==> flow/design.v <==
module invert (input wire i, output wire o);
   assign o = !i;
endmodule
module and2 (input wire i0, i1, output wire o);
  assign o = i0 & i1;
endmodule
module or2 (input wire i0, i1, output wire o);
  assign o = i0 | i1;
endmodule
module xor2 (input wire i0, i1, output wire o);
  assign o = i0 ^ i1;
endmodule
module and3 (input wire i0, i1, i2, output wire o);
   wire t;
   and2 and2_0 (i0, i1, t);
   and2 and2_1 (i2, t, o);
endmodule
module or3 (input wire i0, i1, i2, output wire o);
   wire t;
   or2 or2_0 (i0, i1, t);
   or2 or2_1 (i2, t, o);
endmodule
module xor3 (input wire i0, i1, i2, output wire o);
   wire t;
   xor2 xor2_0 (i0, i1, t);
   xor2 xor2_1 (i2, t, o);
endmodule
module and5(input wire i0, i1, i2, i3, i4, output wire o);
  wire t1;
  and3 a1(i0,i1,i2,t1);
  and3 a2(i3,i4,t1,o);
endmodule
module or5(input wire i0, i1, i2, i3, i4, output wire o);
  wire t1;
  or3 o1(i0,i1,i2,t1);
  or3 o2(i3,i4,t1,o);
endmodule
module mux2 (input wire i0, i1, j, output wire o);
  assign o = (j==0)?i0:i1;
endmodule
module mux4 (input wire [0:3] i, input wire j1, j0, output wire o);
  wire  t0, t1;
  mux2 mux2_0 (i[0], i[1], j0, t0);
  mux2 mux2_1 (i[2], i[3], j0, t1);
  mux2 mux2_2 (t0, t1, j1, o);
endmodule
module mux8 (input wire [0:7] i, input wire j2, j1, j0, output wire o);
  wire  t0, t1;
  mux4 mux4_0 (i[0:3], j1, j0, t0);
  mux4 mux4_1 (i[4:7], j1, j0, t1);
  mux2 mux2_0 (t0, t1, j2, o);
endmodule
module mux16 (input wire [0:15] i, input wire j3, j2, j1, j0, output wire o);
  wire  t0, t1;
  mux8 mux8_0 (i[0:7], j2, j1, j0, t0);
  mux8 mux8_1 (i[8:15], j2, j1, j0, t1);
  mux2 mux2_0 (t0, t1, j3, o);
endmodule
module demux2 (input wire i, j, output wire o0, o1);
  assign o0 = (j==0)?i:1'b0;
  assign o1 = (j==1)?i:1'b0;
endmodule
module demux4 (input wire i, input wire j1, j0, output wire [0:3] o);
  wire  t0, t1;
  demux2 demux2_0 (i, j1, t0, t1);
  demux2 demux2_1 (t0, j0, o[0], o[1]);
  demux2 demux2_2 (t1, j0, o[2], o[3]);
endmodule
module demux8 (input wire i, j2, j1, j0, output wire [0:7] o);
  wire  t0, t1;
  demux2 demux2_0 (i, j2, t0, t1);
  demux4 demux4_0 (t0, j1, j0, o[0:3]);
  demux4 demux4_1 (t1, j1, j0, o[4:7]);
endmodule
module demux16 (input wire i, j3, j2, j1, j0, output wire [0:15] o);
  wire  t0, t1;
  demux2 demux2_0 (i, j3, t0, t1);
  demux8 demux4_0 (t0, j2, j1, j0, o[0:7]);
  demux8 demux4_1 (t1, j2, j1, j0, o[8:15]);
endmodule
module df (input wire clk, in, output wire out);
  reg df_out;
  always@(posedge clk) df_out <= in;
  assign out = df_out;
endmodule
module dfr (input wire clk, reset, in, output wire out);
  wire reset_, df_in;
  invert invert_0 (reset, reset_);
  and2 and2_0 (in, reset_, df_in);
  df df_0 (clk, df_in, out);
endmodule
module dfr16 (input wire clk,reset, input wire [15:0] in, output wire [15:0] out);
  dfr d0(clk,reset, in[0], out[0]);
  dfr d1(clk,reset, in[1], out[1]);
  dfr d2(clk,reset, in[2], out[2]);
  dfr d3(clk,reset, in[3], out[3]);
  dfr d4(clk,reset, in[4], out[4]);
  dfr d5(clk,reset, in[5], out[5]);
  dfr d6(clk,reset, in[6], out[6]);
  dfr d7(clk,reset, in[7], out[7]);
  dfr d8(clk,reset, in[8], out[8]);
  dfr d9(clk,reset, in[9], out[9]);
  dfr d10(clk,reset, in[10], out[10]);
  dfr d11(clk,reset, in[11], out[11]);
  dfr d12(clk,reset, in[12], out[12]);
  dfr d13(clk,reset, in[13], out[13]);
  dfr d14(clk,reset, in[14], out[14]);
  dfr d15(clk,reset, in[15], out[15]);
endmodule
module dfrl (input wire clk, reset, load, in, output wire out);
  wire _in;
  mux2 mux2_0(out, in, load, _in);
  dfr dfr_1(clk, reset, _in, out);
endmodule
module ha(input wire i0, i1, output wire sum, cout);
  xor2 _i0(i0, i1, sum);
  and2 _i1(i0, i1, cout);
endmodule
module fa (input wire i0, i1, cin, output wire sum, cout);
   wire t0, t1, t2;
   xor3 _i0 (i0, i1, cin, sum);
   and2 _i1 (i0, i1, t0);
   and2 _i2 (i1, cin, t1);
   and2 _i3 (cin, i0, t2);
   or3 _i4 (t0, t1, t2, cout);
endmodule
module addsub (input wire addsub, i0, i1, cin, output wire sumdiff, cout);
  wire t;
  fa _i0 (i0, t, cin, sumdiff, cout);
  xor2 _i1 (i1, addsub, t);
endmodule
module bin_counter(input wire clk, reset, in, output wire[3:0] out);
    wire[3:0] t0,t1;
    dfrl d0(clk,reset,in,t0[0],out[0]);
    dfrl d1(clk,reset,in,t0[1],out[1]);
    dfrl d2(clk,reset,in,t0[2],out[2]);
    dfrl d3(clk,reset,in,t0[3],out[3]);
    ha h0(out[0],in,t0[0],t1[0]);
    ha h1(out[1],t1[0],t0[1],t1[1]);
    ha h2(out[2],t1[1],t0[2],t1[2]);
    ha h3(out[3],t1[2],t0[3],t1[3]);
endmodule
module reg_file_slice (input wire clk, reset, wr, rd, input wire [3:0] rd_addr, wr_addr, input wire d_in, output wire d_out);
	wire [0:15] t1,t2;
	wire t3;
	demux16 dm1(wr, wr_addr[3], wr_addr[2], wr_addr[1], wr_addr[0], t1);
	dfrl d0 (clk,reset,t1[0] ,d_in,t2[0]);
	dfrl d1 (clk,reset,t1[1] ,d_in,t2[1]);
	dfrl d2 (clk,reset,t1[2] ,d_in,t2[2]);
	dfrl d3 (clk,reset,t1[3] ,d_in,t2[3]);
	dfrl d4 (clk,reset,t1[4] ,d_in,t2[4]);
	dfrl d5 (clk,reset,t1[5] ,d_in,t2[5]);
	dfrl d6 (clk,reset,t1[6] ,d_in,t2[6]);
	dfrl d7 (clk,reset,t1[7] ,d_in,t2[7]);
	dfrl d8 (clk,reset,t1[8] ,d_in,t2[8]);
	dfrl d9 (clk,reset,t1[9] ,d_in,t2[9]);
	dfrl d10(clk,reset,t1[10],d_in,t2[10]);
	dfrl d11(clk,reset,t1[11],d_in,t2[11]);
	dfrl d12(clk,reset,t1[12],d_in,t2[12]);
	dfrl d13(clk,reset,t1[13],d_in,t2[13]);
	dfrl d14(clk,reset,t1[14],d_in,t2[14]);
    dfrl d15(clk,reset,t1[15],d_in,t2[15]);
	mux16 m1(t2, rd_addr[3], rd_addr[2], rd_addr[1], rd_addr[0], t3);
	and2 a1(t3, rd, d_out);
endmodule
module full_empty(input wire[3:0] front,rear, output wire full, empty);
	wire [3:0] t,out;
	wire t1,t2;
	addsub as1(1, front[0], rear[0], 1, out[0], t[0]);
	addsub as2(1, front[1], rear[1], t[0], out[1], t[1]);
	addsub as3(1, front[2], rear[2], t[1], out[2], t[2]);
	addsub as4(1, front[3], rear[3], t[2], out[3], t[3]);
	invert i1(t[3],t1);
	and5 a1(out[0],out[1],out[2],out[3],1'b1,full);
	or5 o1(out[0],out[1],out[2],out[3],t1,t2);
	invert i2(t2,empty);
endmodule
module memory(input wire clk, reset, wr, rd, input wire[3:0] wr_addr, rd_addr, input wire[15:0] d_in, output wire[15:0] d_out);
	reg_file_slice r0 (clk,reset,wr,rd,rd_addr,wr_addr,d_in[0], d_out[0]);
	reg_file_slice r1 (clk,reset,wr,rd,rd_addr,wr_addr,d_in[1], d_out[1]);
	reg_file_slice r2 (clk,reset,wr,rd,rd_addr,wr_addr,d_in[2], d_out[2]);
	reg_file_slice r3 (clk,reset,wr,rd,rd_addr,wr_addr,d_in[3], d_out[3]);
	reg_file_slice r4 (clk,reset,wr,rd,rd_addr,wr_addr,d_in[4], d_out[4]);
	reg_file_slice r5 (clk,reset,wr,rd,rd_addr,wr_addr,d_in[5], d_out[5]);
	reg_file_slice r6 (clk,reset,wr,rd,rd_addr,wr_addr,d_in[6], d_out[6]);
	reg_file_slice r7 (clk,reset,wr,rd,rd_addr,wr_addr,d_in[7], d_out[7]);
	reg_file_slice r8 (clk,reset,wr,rd,rd_addr,wr_addr,d_in[8], d_out[8]);
	reg_file_slice r9 (clk,reset,wr,rd,rd_addr,wr_addr,d_in[9], d_out[9]);
	reg_file_slice r10(clk,reset,wr,rd,rd_addr,wr_addr,d_in[10],d_out[10]);
	reg_file_slice r11(clk,reset,wr,rd,rd_addr,wr_addr,d_in[11],d_out[11]);
	reg_file_slice r12(clk,reset,wr,rd,rd_addr,wr_addr,d_in[12],d_out[12]);
	reg_file_slice r13(clk,reset,wr,rd,rd_addr,wr_addr,d_in[13],d_out[13]);
	reg_file_slice r14(clk,reset,wr,rd,rd_addr,wr_addr,d_in[14],d_out[14]);
	reg_file_slice r15(clk,reset,wr,rd,rd_addr,wr_addr,d_in[15],d_out[15]);
endmodule
module fifo(input wire clk,reset,wr,rd, input wire[15:0] d_in, output wire full,empty, output wire[15:0] d_out);
	wire[3:0] front,rear;
	wire[15:0] t;
	wire front_inc,rear_inc,full_,empty_;
	full_empty f0(front,rear,full,empty);
	invert i0(full,full_);
	invert i1(empty,empty_);
	and2 a1(wr,full_,front_inc);
	bin_counter bc0(clk,reset,front_inc,front);
	and2 a2(rd,empty_,rear_inc);
	bin_counter bc1(clk,reset,rear_inc,rear);
	memory m0(clk, reset, front_inc, rear_inc, front, rear, d_in, t);
	dfr16 d0(clk, reset, t, d_out);
endmodule
From RTL to reports: fifo
What the tools print for fifo, step after step.
Line numbers count from 1 in the design file above.
Operators: Yosys type, input widths -> output width; for muxes data width and select width s.
Not given: --
- design top: fifo
- clock port: clk
- library: sky130hd
- timing corner: tt_025C_1v80

Word-level counts
Source: Yosys, flattened and elaborated, memories not mapped. Widths are those after wreduce; folded enables and synchronous resets count as part of the registers. Registers that Yosys merges into a memory's read port (data or address) are not register bits. Print and check cells do not count. Equal cells are merged and count once.
- flip-flop bits (word level): 280
- output and inout bits: 18
- noted mux-type cells: 534
- bitwise logic cells: 349
- reduce/logical cells at 4
- operators with widths (cell ; count):
    $mux 1 ; 534
    $and 1x1->1 ; 317
    $xor 1x1->1 ; 15
    $or 1x1->1 ; 12
    $not 1->1 ; 5
    $logic_not 1->1 ; 4

Depth
Longest topological path by Yosys (ltp), each cell counted once; first at word level (registers and memories cut), then after technology mapping (sequential cells cut; the memories' decode and read muxes count).
- depth in word-level cells: 23
- ABC_AREA: 1
- gate-level depth with buffers at 20
- noted gate-level depth less buffers: 17

After synthesis
Yosys stat after the flow's synthesis: flattened, memories mapped to cells. It holds for the ABC_AREA given above (unset counts as 0); a run with the other value may have another netlist.
- cells in the netlist at 2118
- noted synthesis area: 13979.7 um^2
- area of sequential cells: 5605.4 um^2
- noted mapped flip-flops: 280
- buffers at 215
- cells by type (cell type ; count ; total area (um^2)):
    sky130_fd_sc_hd__dfxtp_1 ; 280 ; 5.61E+03
    sky130_fd_sc_hd__nand3_1 ; 404 ; 2.02E+03
    sky130_fd_sc_hd__nand2_1 ; 520 ; 1.95E+03
    sky130_fd_sc_hd__a21oi_1 ; 306 ; 1.53E+03
    sky130_fd_sc_hd__nor2_1 ; 300 ; 1126.08
    sky130_fd_sc_hd__buf_2 ; 81 ; 405.389
    sky130_fd_sc_hd__buf_4 ; 35 ; 262.752
    sky130_fd_sc_hd__clkbuf_1 ; 60 ; 225.216
    sky130_fd_sc_hd__buf_6 ; 19 ; 213.955
    sky130_fd_sc_hd__inv_1 ; 45 ; 168.912
    sky130_fd_sc_hd__ha_1 ; 7 ; 87.584
    sky130_fd_sc_hd__o21ai_0 ; 16 ; 80.077
    sky130_fd_sc_hd__nor2_4 ; 7 ; 78.826
    sky130_fd_sc_hd__buf_1 ; 20 ; 75.072
    sky130_fd_sc_hd__fa_1 ; 3 ; 60.058
    sky130_fd_sc_hd__a211oi_1 ; 4 ; 30.029
    sky130_fd_sc_hd__nand4_1 ; 4 ; 25.024
    sky130_fd_sc_hd__clkinv_1 ; 3 ; 11.261
Other cell types: 3; their cells: 4.

Timing after synthesis
Source: OpenSTA report_checks on the synthesized netlist (no wires, ideal clock, input and output delay 20% of the period each), path of least setup slack; recovery checks are left aside. Register names are those of the netlist, which keeps one name where synthesis merged equal registers.
- path kind: reg-to-output
- from: register bc0.d0.dfr_1.df_0.df_out
- to: output full
- period: 5000 ps
- noted time at the first pin: 0 ps
- arrival time at 2686 ps
- noted required time: 4000 ps
- setup slack: 1314 ps
- noted delay of the path: 2686 ps
- noted stages on the path: 14
- buffers on the path at 3
- synthesis period reached at 3686 ps
"delay of the path" is the arrival time less input delay plus setup time.
At an output port there is no setup time.
"stages on the path" counts driving pins, that of a launching flip-flop among them; a cell with two outputs on the path counts twice.
"synthesis period reached" is the clock period less the worst setup slack; recovery checks do not enter. This is arithmetic on one report: input and output delays are still those of the set period (20% each).
Between the ends stands the longest chain of elaborated cells between them, by number of cells; it is not shown to be the way that was timed. Of several equally long chains one is given.
A line is the first line of the expression or statement that the cell stems from. Yosys adds cells for indexed reads and writes and turns some case tables into memories.
- cells stage by stage: sky130_fd_sc_hd__dfxtp_1 > sky130_fd_sc_hd__buf_2 > sky130_fd_sc_hd__inv_2 > sky130_fd_sc_hd__clkbuf_1 > sky130_fd_sc_hd__buf_2 > sky130_fd_sc_hd__ha_1 > sky130_fd_sc_hd__inv_1 > sky130_fd_sc_hd__fa_1 > sky130_fd_sc_hd__fa_1 > sky130_fd_sc_hd__inv_1 > sky130_fd_sc_hd__fa_1 > sky130_fd_sc_hd__nor2_1 > sky130_fd_sc_hd__nand2_2 > sky130_fd_sc_hd__inv_1
- noted length of the longest elaborated chain: 11
- elaborated cells on any way between the ends at 19
- RTL lines, path post-synthesis (what ; RTL line ; text):
    start: declaration ; 82 ; reg df_out;
    start: assignment ; 83 ; always@(posedge clk) df_out <= in;
    $and 1x1->1 ; 5 ; assign o = i0 & i1;
    $or 1x1->1 x2 ; 8 ; assign o = i0 | i1;
    $and 1x1->1 ; 5 ;
    $or 1x1->1 x2 ; 8 ;
    $and 1x1->1 ; 5 ;
    $or 1x1->1 x2 ; 8 ;
    $xor 1x1->1 ; 11 ; assign o = i0 ^ i1;
    $and 1x1->1 ; 5 ;
    end: declaration ; 196 ; module fifo(input wire clk,reset,wr,rd, input wire[15:0] d_in, output wire full,empty, output wire[15:0] d_out ...

Path in the finished layout
Path of least setup slack in the final report of record 1 (OpenROAD, finished layout, wires in). Where an end is a register, its clock arrival counts in the times.
The path's times are printed in steps of 10 ps; the period is the one set.
- path kind: reg-to-output
- from: register bc0.d0.dfr_1.df_0.df_out
- to: output full
- period: 5000 ps
- noted time at the first pin: 550 ps
- arrival time at 3800 ps
- noted required time: 4000 ps
- setup slack: 200 ps
- noted stages on the path: 12
- buffers on the path at 1
Between the ends stands the longest chain of elaborated cells between them, by number of cells; it is not shown to be the way that was timed. Of several equally long chains one is given.
- cells stage by stage: sky130_fd_sc_hd__dfxtp_4 > sky130_fd_sc_hd__inv_6 > sky130_fd_sc_hd__ha_1 > sky130_fd_sc_hd__inv_1 > sky130_fd_sc_hd__fa_1 > sky130_fd_sc_hd__fa_1 > sky130_fd_sc_hd__inv_1 > sky130_fd_sc_hd__fa_1 > sky130_fd_sc_hd__nor2_1 > sky130_fd_sc_hd__nand2_2 > sky130_fd_sc_hd__inv_1 > sky130_fd_sc_hd__clkdlybuf4s50_1
- noted length of the longest elaborated chain: 11
- elaborated cells on any way between the ends at 19
- RTL lines, path post-layout (what ; RTL line ; text):
    start: declaration ; 82 ; reg df_out;
    start: assignment ; 83 ; always@(posedge clk) df_out <= in;
    $and 1x1->1 ; 5 ; assign o = i0 & i1;
    $or 1x1->1 x2 ; 8 ; assign o = i0 | i1;
    $and 1x1->1 ; 5 ;
    $or 1x1->1 x2 ; 8 ;
    $and 1x1->1 ; 5 ;
    $or 1x1->1 x2 ; 8 ;
    $xor 1x1->1 ; 11 ; assign o = i0 ^ i1;
    $and 1x1->1 ; 5 ;
    end: declaration ; 196 ; module fifo(input wire clk,reset,wr,rd, input wire[15:0] d_in, output wire full,empty, output wire[15:0] d_out ...

Hand-over note for fifo

Design fifo on sky130hd. What follows are 4 stored runs of the flow, each under its own settings; their order means nothing. The constraints put input and output delay at 20% of the set period each and load the outputs with 0.01 pF.
"reached clock period" = clock period - worst setup slack. The figure is calculated, with input and output delays left at 20% of the set period.
By "time on the worst setup path" is meant the share of the clock period that the worst setup path is allowed (20% is reserved at inputs, 20% at outputs), minus its slack. Clock arrival times at its registers enter into it.
"power" is the tool's figure for a default switching activity; nothing was simulated.
"time on the worst setup path" is given in steps of 10 ps.

Record 1

==> flow/run.sh <==
#!/bin/bash
# the make line also repeats the synthesis and layout settings of config.mk as NAME=value (left out here)
make -C /OpenROAD-flow-scripts/flow DESIGN_CONFIG=/design/flow/config.mk WORK_HOME=/design/flow/orfs CLKGATE_MAP_FILE= finish
==> flow/config.mk <==
export PLATFORM = sky130hd
export DESIGN_NAME = fifo
export DESIGN_NICKNAME = fifo
export VERILOG_FILES = /design/flow/design.v
export SDC_FILE = /design/flow/constraint.sdc
export NUM_CORES = 4
export LEC_CHECK = 0
export ABC_AREA = 1
export CAP_MARGIN = 25
export CELL_PAD_IN_SITES_DETAIL_PLACEMENT = 1
export CORE_ASPECT_RATIO = 1.82
export CORE_MARGIN = 4
export CORE_UTILIZATION = 40
export CTS_CLUSTER_SIZE = 44
export GPL_TIMING_DRIVEN = 1
export MAX_ROUTING_LAYER = met5
export PLACE_DENSITY = 0.6
export SLEW_MARGIN = 35
export TNS_END_PERCENT = 60
==> flow/constraint.sdc <==
create_clock -name core_clock -period 5.0 [get_ports {clk}]
set_input_delay 1.0000 -clock core_clock [delete_from_list [all_inputs] [get_ports {clk}]]
set_output_delay 1.0000 -clock core_clock [all_outputs]
set_load 0.01 [all_outputs]

Measured in record 1:
- Yosys chip area after synthesis: 13979.7 um^2
- noted the die footprint: 38139.5 um^2
- noted the standard-cell area after layout: 14865.5 um^2
- final design utilization: 43.0%
- setup slack of the worst path at 201 ps
- final setup TNS: 0 ps
- final worst hold slack: 480 ps
- noted the power: 0.005937 W
- noted the reached clock period: 4799 ps
- time on the worst setup path: 3800 ps
- worst path kind: reg-to-output

Record 2

==> flow/run.sh <==
#!/bin/bash
# the make line also repeats the synthesis and layout settings of config.mk as NAME=value (left out here)
make -C /OpenROAD-flow-scripts/flow DESIGN_CONFIG=/design/flow/config.mk WORK_HOME=/design/flow/orfs CLKGATE_MAP_FILE= finish
==> flow/config.mk <==
export PLATFORM = sky130hd
export DESIGN_NAME = fifo
export DESIGN_NICKNAME = fifo
export VERILOG_FILES = /design/flow/design.v
export SDC_FILE = /design/flow/constraint.sdc
export NUM_CORES = 4
export LEC_CHECK = 0
export CAP_MARGIN = 20
export CELL_PAD_IN_SITES_DETAIL_PLACEMENT = 1
export CORE_MARGIN = 4
export CORE_UTILIZATION = 40
export SLEW_MARGIN = 20
==> flow/constraint.sdc <==
create_clock -name core_clock -period 5.0 [get_ports {clk}]
set_input_delay 1.0000 -clock core_clock [delete_from_list [all_inputs] [get_ports {clk}]]
set_output_delay 1.0000 -clock core_clock [all_outputs]
set_load 0.01 [all_outputs]

Measured in record 2:
- Yosys chip area after synthesis: 12234.2 um^2
- noted the die footprint: 33446.9 um^2
- noted the standard-cell area after layout: 13377.8 um^2
- final design utilization: 44.8%
- setup slack of the worst path at 589 ps
- final setup TNS: 0 ps
- final worst hold slack: 452 ps
- noted the power: 0.005158 W
- noted the reached clock period: 4411 ps
- time on the worst setup path: 3410 ps
- worst path kind: reg-to-output

Record 3

==> flow/run.sh <==
#!/bin/bash
# the make line also repeats the synthesis and layout settings of config.mk as NAME=value (left out here)
make -C /OpenROAD-flow-scripts/flow DESIGN_CONFIG=/design/flow/config.mk WORK_HOME=/design/flow/orfs CLKGATE_MAP_FILE= finish
==> flow/config.mk <==
export PLATFORM = sky130hd
export DESIGN_NAME = fifo
export DESIGN_NICKNAME = fifo
export VERILOG_FILES = /design/flow/design.v
export SDC_FILE = /design/flow/constraint.sdc
export NUM_CORES = 4
export LEC_CHECK = 0
export ABC_AREA = 1
export CAP_MARGIN = 20
export CELL_PAD_IN_SITES_DETAIL_PLACEMENT = 1
export CORE_ASPECT_RATIO = 1.71
export CORE_MARGIN = 3
export CORE_UTILIZATION = 24
export CTS_CLUSTER_DIAMETER = 179
export CTS_CLUSTER_SIZE = 37
export GPL_ROUTABILITY_DRIVEN = 0
export MIN_ROUTING_LAYER = met1
export PLACE_DENSITY_LB_ADDON = 0.05
export SLEW_MARGIN = 20
export TNS_END_PERCENT = 60
==> flow/constraint.sdc <==
create_clock -name core_clock -period 2.76 [get_ports {clk}]
set_input_delay 0.5520 -clock core_clock [delete_from_list [all_inputs] [get_ports {clk}]]
set_output_delay 0.5520 -clock core_clock [all_outputs]
set_load 0.01 [all_outputs]

Measured in record 3:
- Yosys chip area after synthesis: 13979.7 um^2
- noted the die footprint: 61284.1 um^2
- noted the standard-cell area after layout: 18311.3 um^2
- final design utilization: 31.8%
- setup slack of the worst path at -401 ps
- final setup TNS: -61135 ps
- final worst hold slack: 494 ps
- noted the power: 0.01027 W
- noted the reached clock period: 3161 ps
- time on the worst setup path: 2610 ps
- worst path kind: reg-to-output

Record 4

==> flow/run.sh <==
#!/bin/bash
# the make line also repeats the synthesis and layout settings of config.mk as NAME=value (left out here)
make -C /OpenROAD-flow-scripts/flow DESIGN_CONFIG=/design/flow/config.mk WORK_HOME=/design/flow/orfs CLKGATE_MAP_FILE= finish
==> flow/config.mk <==
export PLATFORM = sky130hd
export DESIGN_NAME = fifo
export DESIGN_NICKNAME = fifo
export VERILOG_FILES = /design/flow/design.v
export SDC_FILE = /design/flow/constraint.sdc
export NUM_CORES = 4
export LEC_CHECK = 0
export CAP_MARGIN = 20
export CELL_PAD_IN_SITES_DETAIL_PLACEMENT = 1
export CORE_MARGIN = 9
export CORE_UTILIZATION = 40
export MIN_ROUTING_LAYER = met2
export PLACE_DENSITY_LB_ADDON = 0.05
export SLEW_MARGIN = 20
==> flow/constraint.sdc <==
create_clock -name core_clock -period 5.0 [get_ports {clk}]
set_input_delay 1.0000 -clock core_clock [delete_from_list [all_inputs] [get_ports {clk}]]
set_output_delay 1.0000 -clock core_clock [all_outputs]
set_load 0.01 [all_outputs]

Measured in record 4:
- Yosys chip area after synthesis: 12234.2 um^2
- noted the die footprint: 37204.6 um^2
- noted the standard-cell area after layout: 13526.7 um^2
- final design utilization: 45.3%
- setup slack of the worst path at 498 ps
- final setup TNS: 0 ps
- final worst hold slack: 453 ps
- noted the power: 0.005454 W
- noted the reached clock period: 4502 ps
- time on the worst setup path: 3500 ps
- worst path kind: reg-to-output

End of note.
